==> flow/design.v <==
`timescale 1ns / 1ps
module debounce_one_shot(
    input CLK,
    input EN,
    input RST,
    input BTN,
    output logic DB_BTN
    );
    localparam logic [7:0] c_LOW_GOING_HIGH_CLOCKS = 8'h19;  
    localparam logic [7:0] c_HIGH_GOING_LOW_CLOCKS = 8'h33;  
    localparam logic [7:0] c_ONE_SHOT_CLOCKS       = 8'h01;  
    typedef enum { ST_init, ST_BTN_low, ST_BTN_low_to_high, ST_BTN_high, ST_BTN_high_to_low, ST_one_shot} STATES;
    STATES NS, PS;
    logic [7:0] s_db_count;
    logic s_count_rst, s_count_inc;
    always_ff @(posedge CLK) begin
        if (RST == 1'b1)
            s_db_count <= 8'h00;
        else if (EN == 1'b1) begin
            if (s_count_rst == 1'b1)
                s_db_count <= 8'h00;
            else if (s_count_inc == 1'b1)
                s_db_count <= s_db_count + 1;
        end
    end
    always_ff @(posedge CLK) begin
       if (RST == 1'b1)
           PS <= ST_init;
       else if (EN == 1'b1)
           PS <= NS; 
    end
    always_comb begin
        NS = ST_init;
        DB_BTN = 1'b0;
        s_count_rst = 1'b0;
        s_count_inc = 1'b0;
        case (PS)
            ST_init: begin           
                NS = ST_BTN_low;
                DB_BTN = 1'b0;
                s_count_rst = 1'b1;
            end
            ST_BTN_low: begin    
                if (BTN == 1'b1) begin        
                    NS = ST_BTN_low_to_high;  
                    s_count_inc = 1'b1;        
                end
                else begin
                    NS = ST_BTN_low;         
                    s_count_rst = 1'b1;
                end
            end
            ST_BTN_low_to_high: begin    
                if (BTN == 1'b1) begin   
                    if (s_db_count == c_LOW_GOING_HIGH_CLOCKS) begin 
                        NS = ST_BTN_high;
                        s_count_rst = 1'b1;
                    end
                    else begin           
                        NS = ST_BTN_low_to_high;
                        s_count_inc = 1'b1;
                    end
                end
                else begin               
                    NS = ST_BTN_low;
                    s_count_rst = 1'b1;
                end
            end
            ST_BTN_high: begin           
                if (BTN == 1'b1) begin 
                    NS = ST_BTN_high;
                    s_count_rst = 1'b1;
                end
                else begin               
                    NS = ST_BTN_high_to_low;
                    s_count_inc = 1'b1;
                end
            end
            ST_BTN_high_to_low: begin
                if (BTN == 1'b0) begin   
                    if (s_db_count == c_HIGH_GOING_LOW_CLOCKS) begin 
                        NS = ST_one_shot;
                        s_count_rst = 1'b1;
                    end
                    else begin           
                        NS = ST_BTN_high_to_low;
                        s_count_inc = 1'b1;
                    end
                end
                else begin               
                    NS = ST_BTN_high;
                    s_count_rst = 1'b1;
                end 
            end
            ST_one_shot: begin   
                if (s_db_count == c_ONE_SHOT_CLOCKS) begin  
                    NS = ST_init;
                    s_count_rst = 1'b1;
                    DB_BTN = 1'b0;
                end
                else begin               
                    NS = ST_one_shot;
                    s_count_inc = 1'b1;
                    DB_BTN = 1'b1;
                end
            end
            default: begin               
                NS = ST_init;
                s_count_rst = 1'b1;
                s_count_inc = 1'b0;
                DB_BTN = 1'b0;
            end
        endcase
    end
endmodule
`timescale 1ns / 1ps
module position_mover(   
    input RBTN,  
    input LBTN,  
    input clock,
    input en,
    input reset,
    input rst,
    output [2:0] columnPosition
    );
    logic [2:0] position;
    always_ff @(posedge clock) begin
        if (reset)
            position <= 3'b011;
        else if (!en)
            position <= position;
        else if (rst)
            position <= 3'b011;
        else begin
            if(RBTN && !LBTN && position < 6)        
                position <= position + 1;
            else if (LBTN && !RBTN && position > 0)  
                position <= position - 1;
        end
    end   
    assign columnPosition = position;  
endmodule
`timescale 1ns / 1ps
module game_state(
    input clock,
    input en,                                
    input reset,                             
    input rst,                               
    input select,                            
    input [2:0] columnPosition,
    output logic [7:0][7:0] green_grid,        
    output logic [7:0][7:0] blue_grid        
    );
    reg turn;     
    always_ff @ (posedge clock) begin 
        if (reset)
            turn <= 0;
        else if (!en)
            turn <= turn;
        else if (rst)                                 
            turn <= 0;
        else begin
            if (select)                          
                turn <= ~turn;
        end
    end
    reg [7:0] topRow;
    always_comb begin
        case (columnPosition)
            3'b000: topRow = 8'b01111111;                
            3'b001: topRow = 8'b10111111;                
            3'b010: topRow = 8'b11011111;
            3'b011: topRow = 8'b11101111;
            3'b100: topRow = 8'b11110111;
            3'b101: topRow = 8'b11111011;
            3'b110: topRow = 8'b11111101;
            default: topRow = 8'b11111111;
        endcase;
    end
    reg [6:0][2:0] columnCount;                  
    always_ff @ (posedge clock) begin
        if (reset) begin
            for(int i = 0; i < 7; i ++) begin 
                columnCount[i] <= 3'b000; 
            end
        end
        else if (!en) begin
        end
        else if (rst) begin                                 
            for(int i = 0; i < 7; i ++) begin 
                columnCount[i] <= 3'b000; 
            end
        end    
        else begin
            if(select && columnCount[columnPosition] < 5)   
                columnCount[columnPosition] <= columnCount[columnPosition] + 1;
        end
    end
    always_ff @ (posedge clock) begin
      if (reset) begin
        for(int i = 0; i < 8; i++) begin
            green_grid[i] <= 8'b11111111;
            blue_grid[i] <= 8'b11111111;
        end
      end
      else if (en) begin
        case (turn)
            (1'b0): begin 
                    green_grid[0] <= topRow;
                    blue_grid[0] <= 8'b11111111;
             end
            (1'b1): begin
                blue_grid[0] <= topRow;
                green_grid[0] <= 8'b11111111;
             end
        endcase
        if (rst) begin                           
            for(int i = 1; i < 8; i++) begin
                green_grid[i] <= 8'b11111111;
                blue_grid[i] <= 8'b11111111;
            end
        end 
        else begin
            if (select) begin                    
                case (turn)
                    (1'b0):  green_grid[7 - columnCount[columnPosition]][7 - columnPosition] <= 1'b0; 
                    (1'b1): blue_grid[7 - columnCount[columnPosition]][7 - columnPosition] <= 1'b0;
                endcase
            end
        end
      end
    end
endmodule
`timescale 1ns / 1ps
module matrix_driver(
    input clock,  
    input en,
    input reset,
    input [7:0][7:0] green_grid, blue_grid,        
    output logic [7:0] green_driver, blue_driver, row_driver    
    );
    logic [2:0] count;                           
    always_ff @ (posedge clock) begin
        if (reset)
            count <= 3'b000;
        else if (en)
            count <= count + 3'b001;
    end
    always @ (*)  begin                           
        case (count)                             
            3'b000: row_driver = 8'b00000001;        
            3'b001: row_driver = 8'b00000010;       
            3'b010: row_driver = 8'b00000100;
            3'b011: row_driver = 8'b00001000;
            3'b100: row_driver = 8'b00010000;
            3'b101: row_driver = 8'b00100000;
            3'b110: row_driver = 8'b01000000;
            3'b111: row_driver = 8'b10000000;
            default: row_driver = 8'b00000000;
        endcase
    end
    assign green_driver = green_grid[count];         
    assign blue_driver = blue_grid[count];
endmodule
`timescale 1ns / 1ps
module connect_four(
    input clock,
    input reset,                        
    input rbtn, lbtn, mbtn, bbtn,
    output logic [7:0] row, greenColumn, blueColumn  
    );
    logic inter_clock, db_mbtn, db_bbtn, db_lbtn, db_rbtn;
    logic [7:0][7:0] blue_gridTest, green_gridTest;
    logic [2:0] position;
    logic [7:0] topRow;
    clk_div MYCLOCK (
        .clk(clock),
        .reset(reset),
        .sclk(inter_clock)
    );   
    debounce_one_shot debouncer1 (
        .CLK(clock),
        .EN(inter_clock),
        .RST(reset),
        .BTN(mbtn),
        .DB_BTN(db_mbtn)
    );
    debounce_one_shot debouncer2 (
        .CLK(clock),
        .EN(inter_clock),
        .RST(reset),
        .BTN(bbtn),
        .DB_BTN(db_bbtn)
    );
    debounce_one_shot debouncer3 (   
        .CLK(clock),
        .EN(inter_clock),
        .RST(reset),
        .BTN(rbtn),
        .DB_BTN(db_rbtn)
    );
    debounce_one_shot debouncer4 (   
        .CLK(clock),
        .EN(inter_clock),
        .RST(reset),
        .BTN(lbtn),
        .DB_BTN(db_lbtn)
    );
    position_mover mover(
        .RBTN(db_rbtn),
        .LBTN(db_lbtn),
        .rst(db_bbtn),
        .clock(clock),
        .en(inter_clock),
        .reset(reset),
        .columnPosition(position)
    );
    game_state game(
        .clock(clock),
        .en(inter_clock),
        .reset(reset),
        .rst(db_bbtn),
        .select(db_mbtn),
        .columnPosition(position),
        .green_grid(green_gridTest),
        .blue_grid(blue_gridTest)
    );
    matrix_driver driver (
        .clock(clock),
        .en(inter_clock),
        .reset(reset),
        .blue_grid(blue_gridTest),
        .green_grid(green_gridTest),
        .green_driver(greenColumn),
        .blue_driver(blueColumn),
        .row_driver(row)
    );
endmodule
module clk_div (
    input clk,
    input reset,
    output sclk
    );
  localparam integer MAX_COUNT = 60; 
  integer div_cnt;
  reg tmp_clk; 
   always @ (posedge clk)              
   begin
         if (reset)
         begin
            tmp_clk <= 0;
            div_cnt <= 0;
         end else if (div_cnt == MAX_COUNT) 
         begin
            tmp_clk <= ~tmp_clk; 
            div_cnt <= 0;
         end else
            div_cnt <= div_cnt + 1;  
   end 
   assign sclk = (div_cnt == MAX_COUNT) && !tmp_clk; 
endmodule
Step by step through the tools: connect_four:

Each step is given for the RTL above and for the edited RTL.
"original" refers to lines of the RTL above, "edited" to lines of the edited file.
"difference": "edited" minus "original" as printed here.
Operators: Yosys type, input widths -> output width; for muxes data width and select width s.
Cell names lack the library's common part.
Not given: --

* top module: connect_four
* clock port: clock
* standard-cell library: sky130hd
* corner: tt_025C_1v80

The edit:

Unified diff, file above to edited file.
The edit is scripted: it alters the design's behaviour and was not made to optimise anything.

```diff
@@ -134,5 +134,5 @@
         else begin
             if(RBTN && !LBTN && position < 6)        
-                position <= position + 1;
+                position <= position - 1;
             else if (LBTN && !RBTN && position > 0)  
                 position <= position - 1;
```

After elaboration:

Counts by Yosys on the flattened word-level netlist (proc, flatten, opt, wreduce; memories kept). Print and check cells are left out.
Memory sizes are those after Yosys's memory passes, which may raise the word count (mostly to a power of two), join words into wider ones and drop unused or constant bits.

Storage and ports
* register bits: original 349, edited 349, difference 0
* latch bits: original 0, edited 0, difference 0
* RAM bits: original 0, edited 0, difference 0
* ROM bits: original 64, edited 64, difference 0
* word width x clocked read ports: original 8, edited 8, difference 0
* memory cells: original 1, edited 1, difference 0
* output and inout port bits: original 24, edited 24, difference 0

Operators by class
* add/subtract/negate cells: original 14, edited 13, difference -1
* multiply operators: original 1, edited 1, difference 0
* div/mod/pow operators: original 0, edited 0, difference 0
* $lt $le $gt $ge: original 3, edited 3, difference 0
* equality and inequality tests: original 41, edited 41, difference 0
* shift-type cells: original 7, edited 7, difference 0
* multiplexer cells: original 142, edited 142, difference 0
* bitwise logic cells: original 10, edited 10, difference 0
* reduce/logical cells: original 31, edited 31, difference 0

Memory list
* shape (words x width / read and write ports): original 8 x 8 bit 1R0W, edited 8 x 8 bit 1R0W

Operator list
* $add 3x1->3 const B: original 3, edited 2, difference -1

Operator kinds equal on both sides are left out: 53.

Logic depth:

Depth = most cells in a row (Yosys ltp): at word level without a register or memory, in the mapped netlist without a sequential cell, where the memories' decode and read muxes count.

Logic depth
* word-level depth: original 12, edited 12, difference 0
* ABC_AREA: original 0, edited 0
* depth in mapped cells: original 18, edited 15, difference -3
* gate-level depth less buffers: original 14, edited 13, difference -1

Netlist:

Source: synth_stat.txt of the flow (Yosys; design flattened, memories mapped). It holds for the ABC_AREA given above (unset counts as 0); a run with the other value may have another netlist.

Cell types
* a21oi_1: original 144, edited 74, difference -70
* nand2_1: original 106, edited 128, difference +22
* nand3_1: original 54, edited 32, difference -22
* o32a_1: original 0, edited 16, difference +16
* nand4_1: original 12, edited 27, difference +15
* o21ai_0: original 35, edited 48, difference +13
* a31o_2: original 14, edited 1, difference -13
* a211o_1: original 12, edited 0, difference -12
* buf_2: original 29, edited 18, difference -11
* xnor2_1: original 12, edited 23, difference +11
* or3_1: original 24, edited 14, difference -10
* nand3b_1: original 11, edited 1, difference -10
* nor4_1: original 15, edited 24, difference +9
* a31oi_1: original 14, edited 5, difference -9
* nand2b_1: original 17, edited 9, difference -8
* and4_1: original 5, edited 13, difference +8
* nor2_1: original 182, edited 189, difference +7
* o22a_1: original 17, edited 24, difference +7

Cell types equal on both sides are left out: 9.
Not every row of either side is listed.

Mapped netlist
* standard cells after synthesis: original 1372, edited 1305, difference -67
* synthesis area (um^2): original 12240.5, edited 11832.6, difference -407.9
* mapped flip-flops: original 253, edited 253, difference 0

The figures by module come from a second, unflattened synthesis with its own total; it is not the netlist above.

Unflattened totals
* cells (unflattened synthesis): original 1491, edited 1495, difference +4
* area total of the unflattened synthesis (um^2): original 13211.4, edited 13223.9, difference +12.5

Each row is one instance without its submodules.

Modules, original
* game_state: times used 1, cells 747, area 6312.3 um^2
* debounce_one_shot: times used 4, cells 110, area 895.9 um^2
* clk_div: times used 1, cells 195, area 1699.1 um^2
* matrix_driver: times used 1, cells 86, area 1405.1 um^2
* position_mover: times used 1, cells 23, area 211.5 um^2
* connect_four: times used 1, cells 0, area 0.0 um^2

Modules, edited
* game_state: times used 1, cells 747, area 6312.3 um^2
* debounce_one_shot: times used 4, cells 110, area 895.9 um^2
* clk_div: times used 1, cells 195, area 1699.1 um^2
* matrix_driver: times used 1, cells 86, area 1405.1 um^2
* position_mover: times used 1, cells 27, area 224.0 um^2
* connect_four: times used 1, cells 0, area 0.0 um^2

Timing after synthesis:

OpenSTA on the mapped netlist: ideal clock, no wires. The path of least setup slack (recovery checks aside). Input and output delay are each 20% of the period. Register names are those of the netlist, which keeps one name where synthesis merged equal registers.

Path post-synthesis
* kind: original flip-flop to output port, edited flip-flop to output port
* start: original register driver.count[1], edited register driver.count[0]
* end: original output blueColumn[0], edited output blueColumn[0]
* period (ns): original 10.0, edited 10.0, difference 0.0
* output delay (ns): original 2.000, edited 2.000, difference 0.000
* launch time at the first pin (ns): original 0.000, edited 0.000, difference 0.000
* arrival time (ns): original 2.251, edited 2.032, difference -0.219
* slack (ns): original 5.749, edited 5.968, difference +0.219
* delay of the path (ns): original 2.251, edited 2.032, difference -0.219
* stages: original 6, edited 6, difference 0
* synthesis period reached (ns): original 4.251, edited 4.032, difference -0.219

"delay of the path" is the arrival time less input delay plus setup time.
A path that ends at an output port has no setup time.
"stages" counts driving pins, that of a launching flip-flop among them; a cell with two outputs on the path counts twice.
"synthesis period reached" is the clock period less the worst setup slack; recovery checks do not enter. This is arithmetic on one report: input and output delays are still those of the set period (20% each).
Between the ends stands the longest chain of elaborated cells between them, by number of cells; it is not shown to be the way that was timed. Of several equally long chains one is given.
Each line given opens the expression or statement behind the cell; cells for indexed reads and writes are added by Yosys, which also makes memories of some case tables.

Between the ends, post-synthesis, original:
* path through: dfxtp_1 > clkbuf_1 > clkbuf_1 > clkbuf_1 > mux4_2 > mux2_2
* length of the longest elaborated chain: 1
* elaborated cells on any way between the ends: 1
* source lines of those cells: 1
* classes of those cells: 1 x shift

RTL lines, path post-synthesis, original
* start, declared: line 242 `logic [2:0] count;`
* start, assigned: line 245 `count <= 3'b000;`
* start, assigned: line 247 `count <= count + 3'b001;`
* $shiftx 64x7->8: line 263 `assign blue_driver = blue_grid[count];`
* end, declared: line 270 `output logic [7:0] row, greenColumn, blueColumn`

Between the ends, post-synthesis, edited:
* path through: dfxtp_1 > clkbuf_1 > buf_1 > clkbuf_1 > mux4_2 > mux2_2
* length of the longest elaborated chain: 1
* elaborated cells on any way between the ends: 1
* source lines of those cells: 1
* classes of those cells: 1 x shift

RTL lines, path post-synthesis, edited
* start, declared: line 242 `logic [2:0] count;`
* start, assigned: line 245 `count <= 3'b000;`
* start, assigned: line 247 `count <= count + 3'b001;`
* $shiftx 64x7->8: line 263 `assign blue_driver = blue_grid[count];`
* end, declared: line 270 `output logic [7:0] row, greenColumn, blueColumn`

Worst path after layout:

Path of least setup slack in the final report of each run of pair 1 (OpenROAD, finished layout, wires in). Where an end is a register, its clock arrival counts in the times.

Path after layout
* kind: original flip-flop to flip-flop, edited flip-flop to flip-flop
* start: original register mover.position[1], edited register mover.position[2]
* end: original register game.blue_grid, edited register game.green_grid
* period (ns): original 4.94, edited 4.94, difference 0.00
* launch time at the first pin (ns): original 0.53, edited 0.54, difference +0.01
* arrival time (ns): original 4.58, edited 4.44, difference -0.14
* slack (ns): original 0.77, edited 0.90, difference +0.13
* stages: original 14, edited 12, difference -2

Where an end lacks its bit number, it is one bit of the signal, or one of the new flip-flops if synthesis recoded a state register.
A register here has more assigning lines than the two given.

Between the ends, after layout, original:
* path through: dfxtp_1 > nor2b_1 > a21oi_2 > and2_1 > inv_1 > ha_1 > nand2_1 > nor3_1 > ha_1 > a31o_2 > nor3_1 > a21boi_1 > and2_1 > a21oi_1

RTL lines, path after layout, original
* start, declared: line 126 `logic [2:0] position;`
* start, assigned: line 131 `position <= position;`
* start, assigned: line 136 `position <= position + 1;`
* end, assigned: line 227 `(1'b1): blue_grid[7 - columnCount[columnPosition]][7 - columnPosition] <= 1'b0;`
* end, declared: line 152 `output logic [7:0][7:0] blue_grid`

original: Chain of elaborated cells between the ends: none given.

Between the ends, after layout, edited:
* path through: dfxtp_1 > clkinv_1 > mux4_2 > inv_1 > ha_1 > inv_1 > nor2_1 > ha_1 > nor4_1 > o211ai_1 > o311ai_0 > nand2_1

RTL lines, path after layout, edited
* start, declared: line 126 `logic [2:0] position;`
* start, assigned: line 131 `position <= position;`
* start, assigned: line 136 `position <= position - 1;`
* end, assigned: line 226 `(1'b0):  green_grid[7 - columnCount[columnPosition]][7 - columnPosition] <= 1'b0;`
* end, declared: line 151 `output logic [7:0][7:0] green_grid,`

edited: Chain of elaborated cells between the ends: none given.

Measured runs:

Runs of the flow (Yosys, OpenROAD) on both versions; the two runs of a pair have the same settings. The constraints put input and output delay at 20% of the set period each and load the outputs with 0.01 pF.

Flow settings, pair 1:
* CORE_UTILIZATION: 40
* PLACE_DENSITY: 0.6
* period_ns: 4.94
* CAP_MARGIN: 20
* CORE_MARGIN: 2
* SLEW_MARGIN: 20

Results, pair 1
* chip area after synthesis (Yosys) (um^2): original 12240.5, edited 11832.6, difference -407.9
* die footprint (um^2): original 32015.9, edited 30972.5, difference -1043.4
* standard-cell area after layout (um^2): original 13755.7, edited 13330.3, difference -425.4
* utilization after routing (%): original 45.3, edited 46.1, difference +0.8
* setup slack of the worst path (ns): original 0.768, edited 0.897, difference +0.129
* summed negative setup slack (ns): original 0.000, edited 0.000, difference 0.000
* smallest hold slack (ns): original 0.461, edited 0.454, difference -0.007
* total power after layout (uW): original 4254, edited 4182, difference -72
* reached clock period (ns): original 4.172, edited 4.043, difference -0.129

Flow settings, pair 2:
* CELL_PAD_IN_SITES_DETAIL_PLACEMENT: 0
* CORE_ASPECT_RATIO: 0.95
* CORE_MARGIN: 9
* CORE_UTILIZATION: 47
* CTS_CLUSTER_DIAMETER: 203
* MAX_ROUTING_LAYER: met4
* PLACE_DENSITY: 0.74
* period_ns: 2.77
* CAP_MARGIN: 20
* SLEW_MARGIN: 20

Results, pair 2
* chip area after synthesis (Yosys) (um^2): original 12240.5, edited 11832.6, difference -407.9
* die footprint (um^2): original 32178.9, edited 31213.4, difference -965.5
* standard-cell area after layout (um^2): original 15313.4, edited 14244.9, difference -1068.5
* utilization after routing (%): original 59.8, edited 57.6, difference -2.2
* setup slack of the worst path (ns): original -0.082, edited -0.047, difference +0.035
* summed negative setup slack (ns): original -0.948, edited -0.320, difference +0.628
* smallest hold slack (ns): original 0.450, edited 0.388, difference -0.062
* total power after layout (uW): original 7490, edited 7152, difference -338
* reached clock period (ns): original 2.852, edited 2.817, difference -0.035

By "reached clock period" is meant the clock period of the run minus its worst setup slack. This is arithmetic on one report: input and output delays are still those of the set period (20% each).
"total power after layout" is the tool's figure for a default switching activity; nothing was simulated.
